==> flow/design.v <==
module alu_top (
    input             clk,
    input      [15:0] a,
    input      [15:0] b,
    input      [2:0]  opcode,
    input             mode,
    output reg [15:0] result,
    output reg        za,
    output reg        zb,
    output reg        eq,
    output reg        gt,
    output reg        lt
);
    reg [15:0] a_q, b_q;
    reg [2:0]  opcode_q;
    reg        mode_q;
    wire [15:0] alu_out;
    wire        za_w, zb_w, eq_w, gt_w, lt_w;
    ALU u_alu (.a(a_q), .b(b_q), .opcode(opcode_q), .mode(mode_q),
               .outALU(alu_out), .za(za_w), .zb(zb_w), .eq(eq_w), .gt(gt_w), .lt(lt_w));
    always @(posedge clk) begin
        a_q      <= a;
        b_q      <= b;
        opcode_q <= opcode;
        mode_q   <= mode;
        result   <= alu_out;
        za       <= za_w;
        zb       <= zb_w;
        eq       <= eq_w;
        gt       <= gt_w;
        lt       <= lt_w;
    end
endmodule

module arith(a,b,opcode,outau);
input [15:0] a;
input [15:0] b;
input [2:0] opcode;
output [15:0] outau;
reg [15:0] outau;
always@(*)
begin
	case(opcode)
	3'b000: outau = a+b;
	3'b001: outau = a * b;
	3'b010: if (a > b) begin
		outau = a - b;
		end
		else begin
		outau = b - a;
		end
	3'b011: if (a > b) begin
		outau = (b == 16'h0000) ? 16'h0000 : a / b;
		end
		else begin
		outau = (a == 16'h0000) ? 16'h0000 : b / a;
		end
	default outau = 16'h0000;
	endcase
end
endmodule
module logic_unit(a,b,opcode,outlu,za,zb,eq,gt,lt);
input [15:0] a;
input [15:0] b;
input [2:0] opcode;
output [15:0] outlu;
output za, zb,eq,gt,lt;
reg [15:0] outlu;
reg za,zb,eq,gt,lt;
always@(*)
begin
	case(opcode)
	3'b000: outlu = (a & b);
	3'b001: outlu = (a | b);
	3'b010: outlu = (~(a | b));
	3'b011: outlu = (~(a & b));
	3'b100: outlu = (~ a);
	3'b101: outlu = (~ b);
	3'b110: outlu = (a ^ b);
	3'b111: outlu = (~(a ^ b));
	endcase
end
always@(*)
begin
	if( a == b) begin
	eq = 1;
	end
	else begin
	eq = 0;
	end
	if ( a > b) begin
	gt = 1;
	end
	else begin
	gt = 0;
	end
	if ( a < b) begin
	lt = 1;
	end
	else begin
	lt = 0;
	end
	if( a == 16'h0000) begin
	za = 1;
	end
	else begin
	za = 0;
	end
	if (b == 16'h0000) begin
	zb = 1;
	end
	else begin
	zb = 0;
	end
end
endmodule
module ALU( a, b, opcode, mode, outALU, za, zb, eq, gt, lt);
input [15:0] a;
input [15:0] b;
input [2:0] opcode;
input mode;
output [15:0] outALU;
output za, zb, eq, gt, lt;
reg [15:0] outALU;
reg za, zb, eq, gt, lt;
wire [15:0] outau;
wire [15:0] outlu;
wire tza, tzb, teq, tgt, tlt;
arith a1 (.a(a), .b(b), .opcode(opcode), .outau(outau));
logic_unit l1 (.a(a), .b(b), .opcode(opcode), .outlu(outlu), .za(tza), .zb(tzb), .eq(teq), .gt(tgt), .lt(tlt));
always@(*)
begin
	if(mode == 0) begin
	outALU = outau;
	end
	else if (mode == 1) begin
	outALU = outlu;
	end
	else begin
	outALU = 16'h0000;
	end
	za = tza;
	zb = tzb;
	eq = teq;
	gt = tgt;
	lt = tlt;
end
endmodule
Wiki page: alu_top / tool data

* From RTL to reports: alu_top
Tool output for the design above before and after an edit, in the order of the flow.
Lines under "unedited" count in the file above, lines under "edited" in the edited file.
"change" is "edited" less "unedited", of the values as shown.
Operators: Yosys type, input widths -> output width; for muxes data width and select width s.
The mark n/a stands for no value.
- Design top :: alu_top
- Clock input :: clk
- Cell library :: sky130hd
- Corner :: tt_025C_1v80

* Edit of the RTL
Unified diff, file above to edited file.
The edited RTL no longer does the same as the RTL above: the edit was made by script, with no optimisation intended.
#+begin_src diff
@@ -32,5 +32,4 @@
     end
 endmodule
-
 module arith(a,b,opcode,outau);
 input [15:0] a;
@@ -51,5 +50,5 @@
 		end
 	3'b011: if (a > b) begin
-		outau = (b == 16'h0000) ? 16'h0000 : a / b;
+		outau = (b == 16'h0000) ? 16'h0000 : a * b;
 		end
 		else begin
#+end_src

* After elaboration
Counts by Yosys on the flattened word-level netlist (proc, flatten, opt, wreduce; memories kept). Register bits leave out memories and registers merged into their read ports (data or address); mux counts leave out enables and synchronous resets folded into registers. Print and check cells are left out. Cells with the same type and inputs are merged into one.
** Bit counts
- word width x clocked read ports :: unedited 0, edited 0, change 0
- cells after elaboration :: unedited 49, edited 48, change -1
- ROM bits :: unedited 0, edited 0, change 0
- latch bits :: unedited 0, edited 0, change 0
- memories :: unedited 0, edited 0, change 0
- bits of input ports :: unedited 37, edited 37, change 0
- flip-flop bits (word level) :: unedited 57, edited 57, change 0
- bits in writable memories :: unedited 0, edited 0, change 0
- output and inout port bits :: unedited 21, edited 21, change 0
** Operators by class
- shift operators :: unedited 0, edited 0, change 0
- $add $sub $neg :: unedited 3, edited 3, change 0
- bitwise operators :: unedited 8, edited 8, change 0
- multipliers :: unedited 1, edited 1, change 0
- order comparisons :: unedited 2, edited 2, change 0
- divide/modulo/power cells :: unedited 2, edited 1, change -1
- reductions and logical operators :: unedited 3, edited 3, change 0
- mux-type cells :: unedited 12, edited 12, change 0
- eq/ne operators :: unedited 8, edited 8, change 0
** Operators with widths
- $div 16x16->16 :: unedited 2, edited 1, change -1
- $mux 1 :: unedited 5, edited 5, change 0
- $mux 16 :: unedited 5, edited 5, change 0
- $not 16->16 :: unedited 5, edited 5, change 0
- $eq 3x3->1 const B :: unedited 4, edited 4, change 0
- $eq 3x2->1 const B :: unedited 2, edited 2, change 0
- $logic_not 16->1 :: unedited 2, edited 2, change 0
- $sub 16x16->16 :: unedited 2, edited 2, change 0
- $add 16x16->16 :: unedited 1, edited 1, change 0
- $and 16x16->16 :: unedited 1, edited 1, change 0
- $eq 16x16->1 :: unedited 1, edited 1, change 0
- $eq 3x1->1 const B :: unedited 1, edited 1, change 0
- $gt 16x16->1 :: unedited 1, edited 1, change 0
- $logic_not 3->1 :: unedited 1, edited 1, change 0
- $lt 16x16->1 :: unedited 1, edited 1, change 0
- $mul 16x16->16 :: unedited 1, edited 1, change 0
- $or 16x16->16 :: unedited 1, edited 1, change 0
- $pmux 16 s4 :: unedited 1, edited 1, change 0
- $pmux 16 s8 :: unedited 1, edited 1, change 0
- $xor 16x16->16 :: unedited 1, edited 1, change 0

* Logic depth
Depth = most cells in a row (Yosys ltp): at word level without a register or memory, in the mapped netlist without a sequential cell, where the memories' decode and read muxes count.
** Depth
- depth in word-level cells :: unedited 5, edited 5, change 0
- ABC_AREA :: unedited 0, edited 0
- gate-level depth with buffers :: unedited 169, edited 140, change -29
- mapped depth without buffers :: unedited 152, edited 131, change -21

* Synthesis result
Source: synth_stat.txt of the flow (Yosys; design flattened, memories mapped). It holds for the ABC_AREA given above (unset counts as 0); a run with the other value may have another netlist.
** Cell types
- sky130_fd_sc_hd__nand2_1 :: unedited 229, edited 197, change -32
- sky130_fd_sc_hd__a21oi_1 :: unedited 167, edited 141, change -26
- sky130_fd_sc_hd__mux2i_1 :: unedited 49, edited 29, change -20
- sky130_fd_sc_hd__o21a_1 :: unedited 25, edited 43, change +18
- sky130_fd_sc_hd__clkbuf_1 :: unedited 63, edited 79, change +16
- sky130_fd_sc_hd__buf_2 :: unedited 19, edited 8, change -11
- sky130_fd_sc_hd__nand3_1 :: unedited 41, edited 31, change -10
- sky130_fd_sc_hd__nor4_1 :: unedited 8, edited 18, change +10
- sky130_fd_sc_hd__xor2_1 :: unedited 45, edited 38, change -7
- sky130_fd_sc_hd__a41oi_1 :: unedited 9, edited 2, change -7
- sky130_fd_sc_hd__a221o_1 :: unedited 1, edited 8, change +7
- sky130_fd_sc_hd__a21o_1 :: unedited 38, edited 32, change -6
- sky130_fd_sc_hd__a31oi_1 :: unedited 26, edited 21, change -5
- sky130_fd_sc_hd__a31o_2 :: unedited 8, edited 3, change -5
- sky130_fd_sc_hd__buf_4 :: unedited 5, edited 0, change -5
- sky130_fd_sc_hd__and3_1 :: unedited 17, edited 13, change -4
- sky130_fd_sc_hd__nand4_1 :: unedited 10, edited 14, change +4
- sky130_fd_sc_hd__o311a_1 :: unedited 1, edited 5, change +4
Not every row of either side is listed.
** Mapped netlist
- sequential part of the area (um2) :: unedited 1141.1, edited 1141.1, change 0.0
- cells in the netlist :: unedited 2167, edited 2098, change -69
- flip-flops :: unedited 57, edited 57, change 0
- buffers :: unedited 99, edited 100, change +1
- synthesis area (um2) :: unedited 16218.1, edited 15748.9, change -469.2
By module: a second synthesis without flattening, with its own total; a netlist apart from the flattened one above.
** Unflattened totals
- cells (unflattened synthesis) :: unedited 2257, edited 2196, change -61
- area (unflattened synthesis) (um2) :: unedited 17450.5, edited 16935.0, change -515.5
Each row is one instance without its submodules.
** By module, unedited
- arith :: times used 1, sequential area 0.0 um2, area 13818.3 um2, cells 1885
- logic_unit :: times used 1, sequential area 0.0 um2, area 2242.2 um2, cells 297
- alu_top :: times used 1, sequential area 1141.1 um2, area 1141.1 um2, cells 57
- ALU :: times used 1, sequential area 0.0 um2, area 249.0 um2, cells 18
** By module, edited
- arith :: times used 1, sequential area 0.0 um2, area 13302.8 um2, cells 1824
- logic_unit :: times used 1, sequential area 0.0 um2, area 2242.2 um2, cells 297
- alu_top :: times used 1, sequential area 1141.1 um2, area 1141.1 um2, cells 57
- ALU :: times used 1, sequential area 0.0 um2, area 249.0 um2, cells 18

* Timing after synthesis
Source: OpenSTA report_checks on the synthesized netlist (no wires, ideal clock, input and output delay 20% of the period each), path of least setup slack; recovery checks are left aside. Register names are those of the netlist, which keeps one name where synthesis merged equal registers.
** Timing path after synthesis
- kind :: unedited register to register, edited register to register
- start :: unedited register a_q[4], edited register a_q[0]
- end :: unedited register result[0], edited register result[0]
- time at the first pin (ns) :: unedited 0.000, edited 0.000, change 0.000
- data arrival time (ns) :: unedited 30.382, edited 27.245, change -3.137
- buffers on the path :: unedited 18, edited 10, change -8
- clock period (ns) :: unedited 45.0, edited 45.0, change 0.0
- data required time (ns) :: unedited 44.877, edited 44.872, change -0.005
- delay of the path (ns) :: unedited 30.505, edited 27.373, change -3.132
- setup time (ns) :: unedited 0.123, edited 0.128, change +0.005
- stages :: unedited 148, edited 131, change -17
- path slack (ns) :: unedited 14.495, edited 17.628, change +3.133
- synthesis period reached (ns) :: unedited 30.505, edited 27.372, change -3.133
"delay of the path" is the arrival time less input delay plus setup time.
"stages": output pins that drive a net of the path, with the launching flip-flop's if there is one; two outputs of one cell count as two.
"synthesis period reached" = period - worst setup slack (recovery checks aside). The figure is calculated, with input and output delays left at 20% of the set period.
The rows between start and end are the longest chain of elaborated cells between them; the timing report does not say that the signal goes this way. Where chains are equally long, one stands for them.
A line is the first line of the expression or statement that the cell stems from. Yosys adds cells for indexed reads and writes and turns some case tables into memories.
On the way, after synthesis, unedited:
- Path through :: sky130_fd_sc_hd__dfxtp_1 -> sky130_fd_sc_hd__clkbuf_1 -> sky130_fd_sc_hd__clkinv_1 -> sky130_fd_sc_hd__ha_1 -> sky130_fd_sc_hd__buf_2 -> sky130_fd_sc_hd__nor4_4 -> sky130_fd_sc_hd__o31ai_2 -> sky130_fd_sc_hd__a31oi_4 -> sky130_fd_sc_hd__o21ai_4 -> sky130_fd_sc_hd__inv_4 -> sky130_fd_sc_hd__buf_8 -> sky130_fd_sc_hd__buf_2 -> sky130_fd_sc_hd__buf_1 -> sky130_fd_sc_hd__clkbuf_1 -> sky130_fd_sc_hd__clkbuf_1 -> sky130_fd_sc_hd__nor2_1 -> sky130_fd_sc_hd__a21oi_1 -> sky130_fd_sc_hd__ha_1 -> (+112 left out) -> sky130_fd_sc_hd__ha_1 -> sky130_fd_sc_hd__o21a_1 -> sky130_fd_sc_hd__o21a_1 -> sky130_fd_sc_hd__o211ai_1 -> sky130_fd_sc_hd__a31oi_1 -> sky130_fd_sc_hd__nor2_1 -> sky130_fd_sc_hd__a21oi_1 -> sky130_fd_sc_hd__a41oi_1 -> sky130_fd_sc_hd__a21bo_2 -> sky130_fd_sc_hd__clkbuf_1 -> sky130_fd_sc_hd__clkbuf_1 -> sky130_fd_sc_hd__mux2_2 -> sky130_fd_sc_hd__ha_1 -> sky130_fd_sc_hd__a21oi_1 -> sky130_fd_sc_hd__nor4_1 -> sky130_fd_sc_hd__a2111oi_0 -> sky130_fd_sc_hd__and3_1 -> sky130_fd_sc_hd__a21oi_1
- Length of the longest elaborated chain :: 5
- Elaborated cells on any way between the ends :: 10
- Those cells by class :: div (2); compare (1); mux (6); reduce/logical (1)
** RTL lines, path after synthesis, unedited
- start, declared :: line 14 : reg [15:0] a_q, b_q;
- start, assigned :: line 22 : a_q      <= a;
- $div 16x16->16 :: line 56 : outau = (a == 16'h0000) ? 16'h0000 : b / a;
- $mux 16 :: line 56
- $mux 16 :: line 52 : 3'b011: if (a > b) begin
- $pmux 16 s4 :: line 43 : case(opcode)
- $mux 16 :: line 133 : if(mode == 0) begin
- end, assigned :: line 26 : result   <= alu_out;
- end, declared :: line 7 : output reg [15:0] result,
On the way, after synthesis, edited:
- Path through :: sky130_fd_sc_hd__dfxtp_1 -> sky130_fd_sc_hd__inv_1 -> sky130_fd_sc_hd__clkbuf_1 -> sky130_fd_sc_hd__ha_1 -> sky130_fd_sc_hd__o21ai_0 -> sky130_fd_sc_hd__o21a_1 -> sky130_fd_sc_hd__a21oi_1 -> sky130_fd_sc_hd__ha_1 -> sky130_fd_sc_hd__o21a_1 -> sky130_fd_sc_hd__o21ai_0 -> sky130_fd_sc_hd__or4_4 -> sky130_fd_sc_hd__o21ai_4 -> sky130_fd_sc_hd__ha_1 -> sky130_fd_sc_hd__o21bai_1 -> sky130_fd_sc_hd__a21o_1 -> sky130_fd_sc_hd__or4_1 -> sky130_fd_sc_hd__o31ai_1 -> sky130_fd_sc_hd__ha_1 -> (+95 left out) -> sky130_fd_sc_hd__a2111o_1 -> sky130_fd_sc_hd__a21oi_1 -> sky130_fd_sc_hd__o21ai_0 -> sky130_fd_sc_hd__nand2_1 -> sky130_fd_sc_hd__inv_1 -> sky130_fd_sc_hd__buf_1 -> sky130_fd_sc_hd__mux2_2 -> sky130_fd_sc_hd__ha_1 -> sky130_fd_sc_hd__o21a_1 -> sky130_fd_sc_hd__o21a_1 -> sky130_fd_sc_hd__o21ai_0 -> sky130_fd_sc_hd__a21oi_1 -> sky130_fd_sc_hd__o21ai_0 -> sky130_fd_sc_hd__a21oi_1 -> sky130_fd_sc_hd__o2111ai_1 -> sky130_fd_sc_hd__a21oi_1 -> sky130_fd_sc_hd__o21ai_0 -> sky130_fd_sc_hd__a21oi_1
- Length of the longest elaborated chain :: 5
- Elaborated cells on any way between the ends :: 21
- Those cells by class :: add/sub (3); mul (1); div (1); compare (1); mux (7); logic (7); reduce/logical (1)
** RTL lines, path after synthesis, edited
- start, declared :: line 14 : reg [15:0] a_q, b_q;
- start, assigned :: line 22 : a_q      <= a;
- $div 16x16->16 :: line 55 : outau = (a == 16'h0000) ? 16'h0000 : b / a;
- $mux 16 :: line 55
- $mux 16 :: line 51 : 3'b011: if (a > b) begin
- $pmux 16 s4 :: line 42 : case(opcode)
- $mux 16 :: line 132 : if(mode == 0) begin
- end, assigned :: line 26 : result   <= alu_out;
- end, declared :: line 7 : output reg [15:0] result,

* Worst path after layout
Path of least setup slack in the final report of the runs of pair 1 (OpenROAD, finished layout, wires in). Where an end is a register, its clock arrival counts in the times.
** Timing path after layout
- kind :: unedited register to register, edited register to register
- start :: unedited register a_q[4], edited register a_q[12]
- end :: unedited register result[0], edited register result[0]
- clock period (ns) :: unedited 45.0, edited 45.0, change 0.0
- path slack (ns) :: unedited 8.87, edited 13.58, change +4.71
- stages :: unedited 135, edited 117, change -18
- data arrival time (ns) :: unedited 36.38, edited 31.67, change -4.71
- data required time (ns) :: unedited 45.25, edited 45.26, change +0.01
- time at the first pin (ns) :: unedited 0.36, edited 0.39, change +0.03
- buffers on the path :: unedited 2, edited 1, change -1
- setup time (ns) :: unedited 0.12, edited 0.12, change 0.00
The rows between start and end are the longest chain of elaborated cells between them; the timing report does not say that the signal goes this way. Where chains are equally long, one stands for them.
On the way, after layout, unedited:
- Path through :: sky130_fd_sc_hd__dfxtp_1 -> sky130_fd_sc_hd__clkinv_1 -> sky130_fd_sc_hd__ha_1 -> sky130_fd_sc_hd__nor4_4 -> sky130_fd_sc_hd__o31ai_2 -> sky130_fd_sc_hd__a31oi_4 -> sky130_fd_sc_hd__o21ai_4 -> sky130_fd_sc_hd__inv_4 -> sky130_fd_sc_hd__buf_4 -> sky130_fd_sc_hd__mux2i_1 -> sky130_fd_sc_hd__ha_1 -> sky130_fd_sc_hd__nand3_1 -> sky130_fd_sc_hd__and2_1 -> sky130_fd_sc_hd__ha_1 -> sky130_fd_sc_hd__o21ai_0 -> sky130_fd_sc_hd__nand2b_1 -> sky130_fd_sc_hd__nand2_1 -> sky130_fd_sc_hd__mux2i_1 -> (+99 left out) -> sky130_fd_sc_hd__ha_1 -> sky130_fd_sc_hd__nand3_1 -> sky130_fd_sc_hd__a31oi_1 -> sky130_fd_sc_hd__nor2_1 -> sky130_fd_sc_hd__a21oi_1 -> sky130_fd_sc_hd__a41oi_1 -> sky130_fd_sc_hd__a21bo_2 -> sky130_fd_sc_hd__nand3_1 -> sky130_fd_sc_hd__o21ai_0 -> sky130_fd_sc_hd__a41o_1 -> sky130_fd_sc_hd__ha_1 -> sky130_fd_sc_hd__a21o_1 -> sky130_fd_sc_hd__a21o_1 -> sky130_fd_sc_hd__a21oi_1 -> sky130_fd_sc_hd__nor2b_1 -> sky130_fd_sc_hd__o21ai_0 -> sky130_fd_sc_hd__and3_1 -> sky130_fd_sc_hd__a21oi_1
- Length of the longest elaborated chain :: 5
- Elaborated cells on any way between the ends :: 10
- Those cells by class :: div (2); compare (1); mux (6); reduce/logical (1)
** RTL lines, path after layout, unedited
- start, declared :: line 14 : reg [15:0] a_q, b_q;
- start, assigned :: line 22 : a_q      <= a;
- $div 16x16->16 :: line 56 : outau = (a == 16'h0000) ? 16'h0000 : b / a;
- $mux 16 :: line 56
- $mux 16 :: line 52 : 3'b011: if (a > b) begin
- $pmux 16 s4 :: line 43 : case(opcode)
- $mux 16 :: line 133 : if(mode == 0) begin
- end, assigned :: line 26 : result   <= alu_out;
- end, declared :: line 7 : output reg [15:0] result,
On the way, after layout, edited:
- Path through :: sky130_fd_sc_hd__dfxtp_1 -> sky130_fd_sc_hd__or4_4 -> sky130_fd_sc_hd__or3b_4 -> sky130_fd_sc_hd__o21a_1 -> sky130_fd_sc_hd__a21oi_1 -> sky130_fd_sc_hd__ha_1 -> sky130_fd_sc_hd__o21a_1 -> sky130_fd_sc_hd__o21ai_0 -> sky130_fd_sc_hd__or4_4 -> sky130_fd_sc_hd__o21ai_4 -> sky130_fd_sc_hd__ha_1 -> sky130_fd_sc_hd__o21bai_1 -> sky130_fd_sc_hd__a21o_1 -> sky130_fd_sc_hd__nor2_1 -> sky130_fd_sc_hd__o31ai_1 -> sky130_fd_sc_hd__ha_1 -> sky130_fd_sc_hd__o21ai_0 -> sky130_fd_sc_hd__a22o_1 -> (+81 left out) -> sky130_fd_sc_hd__a311oi_1 -> sky130_fd_sc_hd__a2111o_1 -> sky130_fd_sc_hd__a21oi_1 -> sky130_fd_sc_hd__o21ai_0 -> sky130_fd_sc_hd__nand2_1 -> sky130_fd_sc_hd__inv_1 -> sky130_fd_sc_hd__mux2_2 -> sky130_fd_sc_hd__ha_1 -> sky130_fd_sc_hd__o21a_1 -> sky130_fd_sc_hd__o21a_1 -> sky130_fd_sc_hd__o21ai_0 -> sky130_fd_sc_hd__a21oi_1 -> sky130_fd_sc_hd__o21ai_0 -> sky130_fd_sc_hd__a21oi_1 -> sky130_fd_sc_hd__o2111ai_1 -> sky130_fd_sc_hd__a21oi_1 -> sky130_fd_sc_hd__o21ai_0 -> sky130_fd_sc_hd__a21oi_1
- Length of the longest elaborated chain :: 5
- Elaborated cells on any way between the ends :: 8
- Those cells by class :: div (1); compare (1); mux (5); reduce/logical (1)
** RTL lines, path after layout, edited
- start, declared :: line 14 : reg [15:0] a_q, b_q;
- start, assigned :: line 22 : a_q      <= a;
- $div 16x16->16 :: line 55 : outau = (a == 16'h0000) ? 16'h0000 : b / a;
- $mux 16 :: line 55
- $mux 16 :: line 51 : 3'b011: if (a > b) begin
- $pmux 16 s4 :: line 42 : case(opcode)
- $mux 16 :: line 132 : if(mode == 0) begin
- end, assigned :: line 26 : result   <= alu_out;
- end, declared :: line 7 : output reg [15:0] result,

* Flow runs
Both versions went through the flow (Yosys, OpenROAD) with the same settings in each pair. Constraints: input delay and output delay 20% of the set period each, output load 0.01 pF.
Flow settings, pair 1:
- period_ns :: 45.0
- CAP_MARGIN :: 20
- CORE_MARGIN :: 2
- CORE_UTILIZATION :: 40
- SLEW_MARGIN :: 20
** Measured results, pair 1
- area inside the die boundary (um2) :: unedited 42172.7, edited 40975.9, change -1196.8
- post-layout utilization (%) :: unedited 44.2, edited 44.4, change +0.2
- achieved clock period (ns) :: unedited 36.132, edited 31.416, change -4.716
- worst setup slack after layout (ns) :: unedited 8.868, edited 13.584, change +4.716
- chip area in the Yosys report (um2) :: unedited 16218.1, edited 15748.9, change -469.2
- standard-cell area of the final layout (um2) :: unedited 17630.7, edited 17180.2, change -450.5
Flow settings, pair 2:
- CAP_MARGIN :: 40
- CORE_UTILIZATION :: 27
- CTS_CLUSTER_DIAMETER :: 349
- CTS_CLUSTER_SIZE :: 89
- GPL_ROUTABILITY_DRIVEN :: 0
- HOLD_SLACK_MARGIN :: 0.16
- MAX_ROUTING_LAYER :: met5
- MIN_ROUTING_LAYER :: met2
- PLACE_DENSITY_LB_ADDON :: 0.12
- SLEW_MARGIN :: 40
- period_ns :: 50.6
- CORE_MARGIN :: 2
** Measured results, pair 2
- area inside the die boundary (um2) :: unedited 62043.3, edited 60277.6, change -1765.7
- post-layout utilization (%) :: unedited 30.4, edited 30.5, change +0.1
- achieved clock period (ns) :: unedited 37.322, edited 32.652, change -4.670
- worst setup slack after layout (ns) :: unedited 13.278, edited 17.948, change +4.670
- chip area in the Yosys report (um2) :: unedited 16218.1, edited 15748.9, change -469.2
- standard-cell area of the final layout (um2) :: unedited 18024.8, edited 17598.1, change -426.7
"achieved clock period" is the run's clock period less its worst setup slack. It is reckoned from that one timing run; input and output delays stay at 20% of the period that was set.
